==> flow/design.v <==
module OneBitAdder (
  input A,
  input B,
  input cin,
  output sum,
  output cout
);
  assign sum = (A ^ B) ^ cin;
  assign cout = ((A ^ B) & cin) | (A & B);
endmodule
module Adder_2_bits (
  input [1:0] bit_1, bit_2,
  input c_in,
  output [1:0] s,
  output c_out
);
  wire c0;  
  OneBitAdder birler (.A(bit_1[0]), .B(bit_2[0]), .cin(c_in), .sum(s[0]), .cout(c0));
  OneBitAdder onlar (.A(bit_1[1]), .B(bit_2[1]), .cin(c0), .sum(s[1]), .cout(c_out));
endmodule
module Adder_4_bits (
  input [3:0] bit_1, bit_2,
  input c_in,
  output [3:0] s,
  output c_out
);
  wire  c0;  
  Adder_2_bits a_2_0 (.bit_1(bit_1[1:0]), .bit_2(bit_2[1:0]), .c_in(c_in), .s(s[1:0]), .c_out(c0));
  Adder_2_bits a_2_1 (.bit_1(bit_1[3:2]), .bit_2(bit_2[3:2]), .c_in(c0), .s(s[3:2]), .c_out(c_out));
endmodule
module Adder_8_bits (
  input [7:0] bit_1, bit_2,
  input c_in,
  output [7:0] s,
  output c_out
);
  wire  c0;  
  Adder_4_bits a_4_0 (.bit_1(bit_1[3:0]), .bit_2(bit_2[3:0]), .c_in(c_in), .s(s[3:0]), .c_out(c0));
  Adder_4_bits a_4_1 (.bit_1(bit_1[7:4]), .bit_2(bit_2[7:4]), .c_in(c0), .s(s[7:4]), .c_out(c_out));
endmodule
  module Adder_10_bits(
  input [9:0] bit_1,bit_2, 
  input c_in,
  output [9:0] s,
  output c_out
);
 wire  c0;  
   Adder_8_bits a_8 (.bit_1(bit_1[7:0]), .bit_2(bit_2[7:0]), .c_in(c_in), .s(s[7:0]), .c_out(c0));
   Adder_2_bits a_2 (.bit_1(bit_1[9:8]), .bit_2(bit_2[9:8]), .c_in(c0), .s(s[9:8]), .c_out(c_out));
endmodule
module Adder_16_bits (
  input [15:0] bit_1, bit_2,
  input c_in,
  output [15:0] s,
  output c_out
);
  wire  c0;  
  Adder_8_bits a_8_0 (.bit_1(bit_1[7:0]), .bit_2(bit_2[7:0]), .c_in(c_in), .s(s[7:0]), .c_out(c0));
  Adder_8_bits a_8_1 (.bit_1(bit_1[15:8]), .bit_2(bit_2[15:8]), .c_in(c0), .s(s[15:8]), .c_out(c_out));
endmodule
module Adder_18_bits (
  input [17:0] bit_1, bit_2,
  input c_in,
  output [17:0] s,
  output c_out
);
  wire  c0;  
  Adder_16_bits a_16 (.bit_1(bit_1[15:0]), .bit_2(bit_2[15:0]), .c_in(c_in), .s(s[15:0]), .c_out(c0));
  Adder_2_bits a_2 (.bit_1(bit_1[17:16]), .bit_2(bit_2[17:16]), .c_in(c0), .s(s[17:16]), .c_out(c_out));
endmodule
module ExtendValue (
  input [0:5] inp,
  output reg [0:17] out
);
  always @* begin
    out[12:17] = inp[0:5];
    if (inp[0] == 1'b0)
      out[0:11] = 12'b0;
    else
      out[0:11] = 12'hfff;
  end
endmodule
module Mux_Alu (
  input  [1:0] whichalu,
  input  [17:0] input_0, input_1, input_2, input_3,
  output reg [17:0] out
);
    always @ (input_0 or input_1 or input_2 or input_3 or whichalu)
    begin
	out=input_0;
	if(whichalu== 2'b01)
	   out=input_1;
	if(whichalu== 2'b10)
	   out=input_2;
	if(whichalu== 2'b11)
	   out=input_3;
    end
endmodule
module Mux_18bit (
  input wire select,
  input wire [17:0] input_1,  
  input wire [17:0] input_2,  
  output reg [17:0] out  
);
    always @ (select or input_1 or input_2)
    begin
        if (select == 1'b0)
            out = input_1;
        else
            out = input_2;
    end
endmodule
module aluselect (
    input wire [17:0] R1,
    input wire [17:0] R2,
    input wire [1:0] alu_op_type,
    output wire [17:0] result,
    output wire cout
);
    wire [17:0] add_result, and_result, nand_result, nor_result;
    Adder_18_bits adder (.bit_1(R1), .bit_2(R2), .c_in(1'b0), .s(add_result), .c_out(cout));
    assign and_result = R1 & R2;
    assign nand_result = ~(R1 & R2);
    assign nor_result = ~(R1 | R2);
    Mux_Alu m1 (
        .whichalu(alu_op_type),
        .input_0(add_result),
        .input_1(and_result),
        .input_2(nand_result),
        .input_3(nor_result),
        .out(result)
    );
endmodule
module Regfile (
  input [0:4] select_register, reg_1, reg_2,
  input [0:17] data,
  input clck, reset_enable, write_enable, clear,
  output reg [0:17] read_reg_1_value,
  output reg [0:17] read_reg_2_value
);
  reg [0:17] registers [0:15];  
  integer i;
  always @(posedge clck or posedge reset_enable) begin
    if (reset_enable) begin
      for (i = 0; i < 16; i = i + 1) begin
        registers[i] <= 18'b0;
      end
    end
    else if (clear) begin
      for (i = 0; i < 16; i = i + 1) begin
        registers[i] <= 18'b0;
      end
    end
    else if (write_enable) begin
      registers[select_register[1:4]] <= data;
    end
  end
  always @(posedge clck) begin
    read_reg_1_value <= registers[reg_1[1:4]];
    read_reg_2_value <= registers[reg_2[1:4]];
  end
endmodule
module ProgramCounter (
  input wire clk,
  input wire rst,
  input wire is_jump,
  input wire pc_enable,
  input wire next,
  input wire [9:0] address_input,
  output reg [9:0] current_address
);
  always @(posedge clk or posedge rst) begin
    if (rst) begin
      current_address <= 10'b0;
    end else begin
      if (is_jump) begin
        current_address <= current_address+address_input;
      end else if (pc_enable && next) begin
        current_address <= current_address + 1;
      end
    end
  end
endmodule
module cpu18 (
  input  wire        clk,
  input  wire        rst,
  output wire [9:0]  imem_addr,
  input  wire [17:0] imem_rdata,
  output wire [9:0]  dmem_addr,
  output wire [17:0] dmem_wdata,
  output wire        dmem_we,
  input  wire [17:0] dmem_rdata,
  output wire        halt
);
  localparam S_FETCH  = 2'd0;
  localparam S_DECODE = 2'd1;
  localparam S_EXEC   = 2'd2;
  localparam S_HALT   = 2'd3;
  reg  [1:0]  state;
  reg  [17:0] ir;
  reg         zf, cf;
  wire [9:0]  pc;
  wire [3:0] opcode = ir[17:14];
  wire [3:0] f_dst  = ir[13:10];
  wire [3:0] f_src1 = ir[9:6];
  wire [3:0] f_src2 = ir[3:0];
  wire [5:0] f_imm  = ir[5:0];
  wire [9:0] f_addr = ir[9:0];
  wire is_alu = (opcode[3:2] == 2'b00);           
  wire is_imm = (opcode[3:1] == 3'b010);          
  wire is_ld  = (opcode == 4'b0110);
  wire is_st  = (opcode == 4'b0111);
  wire is_cmp = (opcode == 4'b1000);
  wire is_jmp = (opcode >= 4'b1001) && (opcode <= 4'b1110);
  wire is_rst = (opcode == 4'b1111);
  reg taken;
  always @* begin
    case (opcode)
      4'b1001: taken = 1'b1;           
      4'b1010: taken = zf;             
      4'b1011: taken = ~zf & ~cf;      
      4'b1100: taken = cf;             
      4'b1101: taken = ~cf;            
      4'b1110: taken = cf | zf;        
      default: taken = 1'b0;
    endcase
  end
  wire exec = (state == S_EXEC);
  wire [17:0] rv1, rv2, wb_data;
  wire [3:0]  rsel1 = is_st ? f_dst : f_src1;
  Regfile regs (
    .select_register({1'b0, f_dst}),
    .reg_1({1'b0, rsel1}),
    .reg_2({1'b0, f_src2}),
    .data(wb_data),
    .clck(clk),
    .reset_enable(rst),
    .write_enable(exec & (is_alu | is_imm | is_ld)),
    .clear(exec & is_rst),
    .read_reg_1_value(rv1),
    .read_reg_2_value(rv2)
  );
  wire [17:0] imm_ext, alu_b, alu_y;
  wire        alu_cout;
  ExtendValue ext (.inp(f_imm), .out(imm_ext));
  Mux_18bit   opb (.select(is_imm), .input_1(rv2), .input_2(imm_ext), .out(alu_b));
  aluselect   alu (.R1(rv1), .R2(alu_b), .alu_op_type(opcode[1:0]), .result(alu_y), .cout(alu_cout));
  Mux_18bit   wbm (.select(is_ld), .input_1(alu_y), .input_2(dmem_rdata), .out(wb_data));
  wire do_jump = exec & is_jmp & taken;
  ProgramCounter pcr (
    .clk(clk),
    .rst(rst),
    .is_jump(do_jump),
    .pc_enable(exec),
    .next(1'b1),
    .address_input(f_addr),
    .current_address(pc)
  );
  always @(posedge clk or posedge rst) begin
    if (rst) begin
      state <= S_FETCH;
      ir    <= 18'b0;
      zf    <= 1'b0;
      cf    <= 1'b0;
    end else begin
      case (state)
        S_FETCH: begin
          ir    <= imem_rdata;
          state <= S_DECODE;
        end
        S_DECODE: state <= S_EXEC;
        S_EXEC: begin
          if (is_cmp) begin
            zf <= (rv1 == rv2);
            cf <= (rv1 < rv2);
          end else if (is_rst) begin
            zf <= 1'b0;
            cf <= 1'b0;
          end
          if (do_jump && f_addr == 10'd0)
            state <= S_HALT;
          else
            state <= S_FETCH;
        end
        default: state <= S_HALT;
      endcase
    end
  end
  assign imem_addr  = pc;
  assign dmem_addr  = f_addr;
  assign dmem_wdata = rv1;
  assign dmem_we    = exec & is_st;
  assign halt       = (state == S_HALT);
endmodule
---- Tool chain data of cpu18 ----
Tool output for the design above, in the order of the flow.
Line numbers count from 1 in the design file above.
Cell names lack the library's common part.
The mark n/a stands for no value.
inputs
  top ..................................... cpu18
  clock input ............................. clk
  library ................................. sky130hd
  library corner .......................... tt_025C_1v80

---- Word-level counts ----
Source: Yosys, flattened and elaborated. Widths are those after wreduce. Registers that Yosys merges into a memory's read port (data or address) are not register bits. Print and check cells do not count. Equal cells are merged and count once.
operators by class
  reduce/logical cells .................... 44
  bitwise logic cells ..................... 99
  equal/unequal tests ..................... 63
  mux-type cells .......................... 65
  $add $sub $neg .......................... 2
  magnitude comparators ................... 3
operators by type and width
  operator                                                   count
  two-way mux 18 bit                                         53
  case mux 18 bit (select 16 bit)                            2
  == test 4 bit (second input constant)                      32
  == test 4 x 3 -> 1 bit (second input constant)             14
  bitwise AND 1 bit                                          39
  nonzero test 2 bit                                         19
  NOT 18 bit                                                 2
  bitwise XOR 1 bit                                          35
  AND reduction 2 bit                                        17
  == test 4 x 2 -> 1 bit (second input constant)             6
  two-way mux 10 bit                                         2
  OR 1 bit                                                   19
  < comparator 18 bit                                        1
  == test 18 bit                                             1
  bitwise AND 18 bit                                         1
  OR 18 bit                                                  1
  == test 4 x 1 -> 1 bit (second input constant)             3
  zero test 4 bit                                            3
  two-way mux 12 bit                                         1
  adder 10 x 1 -> 10 bit (second input constant)             1
  adder 10 bit                                               1
  zero test 10 bit                                           1
  == test 2 bit (second input constant)                      4
  case mux 2 bit (select 3 bit)                              1
  case mux 1 bit (select 6 bit)                              1
  == test 2 x 1 -> 1 bit (second input constant)             2
  zero test 2 bit                                            2
  greater-or-equal comparator 4 bit (second input constant)  1
Not listed: further kinds 7, cells in them 11.
word-level totals
  input bits .............................. 38
  elaborated cells ........................ 299
  output and inout port bits .............. 40
  register bits ........................... 356

---- Logic depth ----
Depth = most cells in a row (Yosys ltp): at word level without a register or memory, in the mapped netlist without a sequential cell, where the memories' decode and read muxes count.
depth
  depth after elaboration ................. 43
  ABC_AREA ................................ 0
  mapped depth ............................ 31
  mapped depth without buffers ............ 26

---- Mapped cells and area ----
Source: synth_stat.txt of the flow (Yosys; design flattened, memories mapped). It holds for the ABC_AREA given above (unset counts as 0); a run with the other value may have another netlist.
synthesis totals
  standard cells after synthesis .......... 1942
  buffers ................................. 176
  sequential part of the area ............. 8779.7 µm²
  chip area (Yosys) ....................... 21350.5 µm²
  flip-flop cells ......................... 358
cell types
  cell      count  area in all (µm²)
  dfrtp_1   321    8.03E+03
  mux2_2    319    3.59E+03
  a22oi_1   112    840.806
  ha_1      63     788.256
  dfxtp_1   36     720.691
  nor2_1    108    405.389
  mux2i_1   40     400.384
  a22o_1    43     376.611
  a21oi_1   75     375.36
  buf_4     47     352.838
  fa_1      17     340.326
  nand2_1   74     277.766
  buf_2     54     270.259
  inv_1     69     258.998
  o21ai_0   46     230.221
  a21o_1    27     202.694
  a211oi_2  15     187.68
  a222oi_1  17     170.163
Not listed: further types 67, cells in them 459.
The figures by module come from a second, unflattened synthesis with its own total; it is not the netlist above.
unflattened totals
  cells (unflattened synthesis) ........... 2444
  area (unflattened synthesis) ............ 21106.5 µm²
Rows give one instance, submodules left out.
by module
  module          instances  seq. area (µm²)  area (µm²)  cells
  Regfile         1          7927.6           16945.0     2040
  cpu18           1          601.8            1567.8      152
  ProgramCounter  1          250.2            827.0       99
  Mux_18bit       2          0.0              271.5       20
  Mux_Alu         1          0.0              476.7       22
  OneBitAdder     18         0.0              20.0        1
  aluselect       1          0.0              251.5       55
  ExtendValue     1          0.0              135.1       18
  Adder_16_bits   1          0.0              0.0         0
  Adder_18_bits   1          0.0              0.0         0
  Adder_2_bits    9          0.0              0.0         0
  Adder_4_bits    4          0.0              0.0         0
  Adder_8_bits    2          0.0              0.0         0

---- Worst setup path after synthesis ----
OpenSTA on the mapped netlist: ideal clock, no wires. The path of least setup slack (recovery checks aside). Input and output delay are each 20% of the period. Register names are those of the netlist, which keeps one name where synthesis merged equal registers.
timing post-synthesis
  path kind ............................... register to register
  from .................................... register ir[15]
  to ...................................... register regs.registers[0][1]
  stages on the path ...................... 31
  path delay .............................. 9.875 ns
  arrival time ............................ 9.811 ns
  time at the first pin ................... 0.000 ns
  path buffers ............................ 5
  data required time ...................... 8.936 ns
  clock period ............................ 9.0 ns
  setup slack ............................. -0.875 ns
  setup time .............................. 0.064 ns
  period reached after synthesis .......... 9.875 ns
"path delay" = arrival - input delay + setup time.
"stages on the path" counts driving pins, that of a launching flip-flop among them; a cell with two outputs on the path counts twice.
"period reached after synthesis" is the clock period less the worst setup slack; recovery checks do not enter. This is arithmetic on one report: input and output delays are still those of the set period (20% each).
The rows between start and end are the longest chain of elaborated cells between them; the timing report does not say that the signal goes this way. Where chains are equally long, one stands for them.
Each line given opens the expression or statement behind the cell; cells for indexed reads and writes are added by Yosys, which also makes memories of some case tables.
Lines with a computed index may be missing from the assigning lines.
between the ends, post-synthesis
  path through ............................ dfrtp_1 > buf_4 > buf_4 > buf_4 > or3b_2 > buf_2 > mux2_2 > ha_1 > fa_1 > fa_1 > fa_1 > fa_1 > fa_1 > fa_1 > fa_1 > fa_1 > fa_1 > fa_1 > fa_1 > fa_1 > fa_1 > fa_1 > fa_1 > inv_1 > fa_1 > nor2b_1 > a211oi_1 > a21oi_1 > a211oi_2 > clkbuf_2 > mux2_2
  length of the longest elaborated chain .. 41
  elaborated cells between the ends (all ways) .. 88
  those cells by class .................... 6 x eq/ne; 8 x mux; 71 x logic; 3 x reduce/logical
ends and longest elaborated chain, post-synthesis
  element                 line  source
  start, declared         200   reg  [17:0] ir;
  start, assigned         262   ir    <= 18'b0;
  start, assigned         268   ir    <= imem_rdata;
  == test 3 x 2 -> 1 bit  210   wire is_imm = (opcode[3:1] == 3'b010);
  two-way mux 18 bit      107   if (select == 1'b0)
  bitwise XOR 1 bit       9     assign cout = ((A ^ B) & cin) | (A & B);
  bitwise AND 1 bit       9
  OR 1 bit                9
  bitwise AND 1 bit       9
  OR 1 bit                9
  (+27 left out)          n/a
  two-way mux 18 bit      91    if(whichalu== 2'b01)
  two-way mux 18 bit      93    if(whichalu== 2'b10)
  two-way mux 18 bit      95    if(whichalu== 2'b11)
  two-way mux 18 bit      107
  two-way mux 18 bit      155   registers[select_register[1:4]] <= data;
  two-way mux 18 bit      154   else if (write_enable) begin
  two-way mux 18 bit      149   else if (clear) begin
  end, assigned           146   registers[i] <= 18'b0;
  end, assigned           151   registers[i] <= 18'b0;
  end, declared           141   reg [0:17] registers [0:15];

---- Path in the finished layout ----
From the final timing report of run A: the path of least setup slack in the routed layout; clock arrival at registers is part of the times.
timing after layout
  path kind ............................... register to register
  from .................................... register ir[15]
  to ...................................... register regs.registers[13][0]
  setup time .............................. 0.06 ns
  time at the first pin ................... 0.58 ns
  clock period ............................ 10.6 ns
  path buffers ............................ 1
  stages on the path ...................... 28
  arrival time ............................ 11.59 ns
  setup slack ............................. -0.47 ns
  data required time ...................... 11.12 ns
The rows between start and end are the longest chain of elaborated cells between them; the timing report does not say that the signal goes this way. Where chains are equally long, one stands for them.
Lines with a computed index may be missing from the assigning lines.
between the ends, after layout
  path through ............................ dfrtp_2 > or3b_2 > mux2_2 > ha_1 > fa_1 > fa_1 > fa_1 > fa_1 > fa_1 > fa_1 > fa_1 > fa_1 > fa_1 > fa_1 > fa_1 > fa_1 > fa_1 > fa_1 > fa_1 > inv_1 > fa_1 > xnor2_1 > nor2_1 > a21oi_1 > o211ai_1 > a21oi_1 > buf_2 > mux2_2
  length of the longest elaborated chain .. 43
  elaborated cells between the ends (all ways) .. 92
  those cells by class .................... 6 x eq/ne; 8 x mux; 75 x logic; 3 x reduce/logical
ends and longest elaborated chain, after layout
  element                 line  source
  start, declared         200   reg  [17:0] ir;
  start, assigned         262   ir    <= 18'b0;
  start, assigned         268   ir    <= imem_rdata;
  == test 3 x 2 -> 1 bit  210   wire is_imm = (opcode[3:1] == 3'b010);
  two-way mux 18 bit      107   if (select == 1'b0)
  bitwise XOR 1 bit       9     assign cout = ((A ^ B) & cin) | (A & B);
  bitwise AND 1 bit       9
  OR 1 bit                9
  bitwise AND 1 bit       9
  OR 1 bit                9
  (+29 left out)          n/a
  two-way mux 18 bit      91    if(whichalu== 2'b01)
  two-way mux 18 bit      93    if(whichalu== 2'b10)
  two-way mux 18 bit      95    if(whichalu== 2'b11)
  two-way mux 18 bit      107
  two-way mux 18 bit      155   registers[select_register[1:4]] <= data;
  two-way mux 18 bit      154   else if (write_enable) begin
  two-way mux 18 bit      149   else if (clear) begin
  end, assigned           146   registers[i] <= 18'b0;
  end, assigned           151   registers[i] <= 18'b0;
  end, declared           141   reg [0:17] registers [0:15];

==> results <==
Module cpu18, platform sky130hd: 2 stored runs of the flow (Yosys, OpenROAD) with differing settings, in no particular order. Input and output delays are each 20% of the period that was set; the output load is 0.01 pF.
"achieved clock period": clock period set for the run, less the worst setup slack. It is reckoned from that one timing run; input and output delays stay at 20% of the period that was set.
By "time used up by the worst setup path" is meant the share of the clock period that the worst setup path is allowed (20% is reserved at inputs, 20% at outputs), minus its slack. Clock arrival times at its registers enter into it.
"power consumption" is the tool's figure for a default switching activity; nothing was simulated.

======== run A ========
==> flow/run.sh <==
#!/bin/bash
# the make line also repeats the synthesis and layout settings of config.mk as NAME=value (left out here)
make -C /OpenROAD-flow-scripts/flow DESIGN_CONFIG=/design/flow/config.mk WORK_HOME=/design/flow/orfs CLKGATE_MAP_FILE= finish
==> flow/config.mk <==
export PLATFORM = sky130hd
export DESIGN_NAME = cpu18
export DESIGN_NICKNAME = cpu18
export VERILOG_FILES = /design/flow/design.v
export SDC_FILE = /design/flow/constraint.sdc
export NUM_CORES = 4
export LEC_CHECK = 0
export CAP_MARGIN = 10
export CELL_PAD_IN_SITES_DETAIL_PLACEMENT = 2
export CORE_ASPECT_RATIO = 1.96
export CORE_MARGIN = 6
export CORE_UTILIZATION = 40
export GPL_ROUTABILITY_DRIVEN = 0
export GPL_TIMING_DRIVEN = 1
export MAX_ROUTING_LAYER = met4
export MIN_ROUTING_LAYER = met1
export PLACE_DENSITY_LB_ADDON = 0.23
export SLEW_MARGIN = 30
==> flow/constraint.sdc <==
create_clock -name core_clock -period 10.6 [get_ports {clk}]
set_input_delay 2.1200 -clock core_clock [delete_from_list [all_inputs] [get_ports {clk}]]
set_output_delay 2.1200 -clock core_clock [all_outputs]
set_load 0.01 [all_outputs]

-------- measured, run A --------
  synthesized cell area ................... 21350.5 µm²
  area of the die ......................... 59382.2 µm²
  standard-cell area of the final layout .. 24355.9 µm²
  final design utilization ................ 46.2%
  setup slack of the critical path ........ -0.467 ns
  post-route setup TNS .................... -12.073 ns
  worst hold slack in the final report .... 0.394 ns
  power consumption ....................... 2.914 mW
  achieved clock period ................... 11.067 ns
  time used up by the worst setup path .... 11.07 ns
  worst path kind ......................... register to register

======== run B ========
==> flow/run.sh <==
#!/bin/bash
# the make line also repeats the synthesis and layout settings of config.mk as NAME=value (left out here)
make -C /OpenROAD-flow-scripts/flow DESIGN_CONFIG=/design/flow/config.mk WORK_HOME=/design/flow/orfs CLKGATE_MAP_FILE= finish
==> flow/config.mk <==
export PLATFORM = sky130hd
export DESIGN_NAME = cpu18
export DESIGN_NICKNAME = cpu18
export VERILOG_FILES = /design/flow/design.v
export SDC_FILE = /design/flow/constraint.sdc
export NUM_CORES = 4
export LEC_CHECK = 0
export CAP_MARGIN = 15
export CELL_PAD_IN_SITES_DETAIL_PLACEMENT = 2
export CORE_ASPECT_RATIO = 0.86
export CORE_MARGIN = 2
export CORE_UTILIZATION = 56
export CTS_CLUSTER_DIAMETER = 48
export GPL_ROUTABILITY_DRIVEN = 1
export MAX_ROUTING_LAYER = met4
export PLACE_DENSITY = 0.64
export SETUP_SLACK_MARGIN = 0.77
export SLEW_MARGIN = 20
==> flow/constraint.sdc <==
create_clock -name core_clock -period 5.51 [get_ports {clk}]
set_input_delay 1.1020 -clock core_clock [delete_from_list [all_inputs] [get_ports {clk}]]
set_output_delay 1.1020 -clock core_clock [all_outputs]
set_load 0.01 [all_outputs]

-------- run B --------
  no results, placement failed with DPL-0033
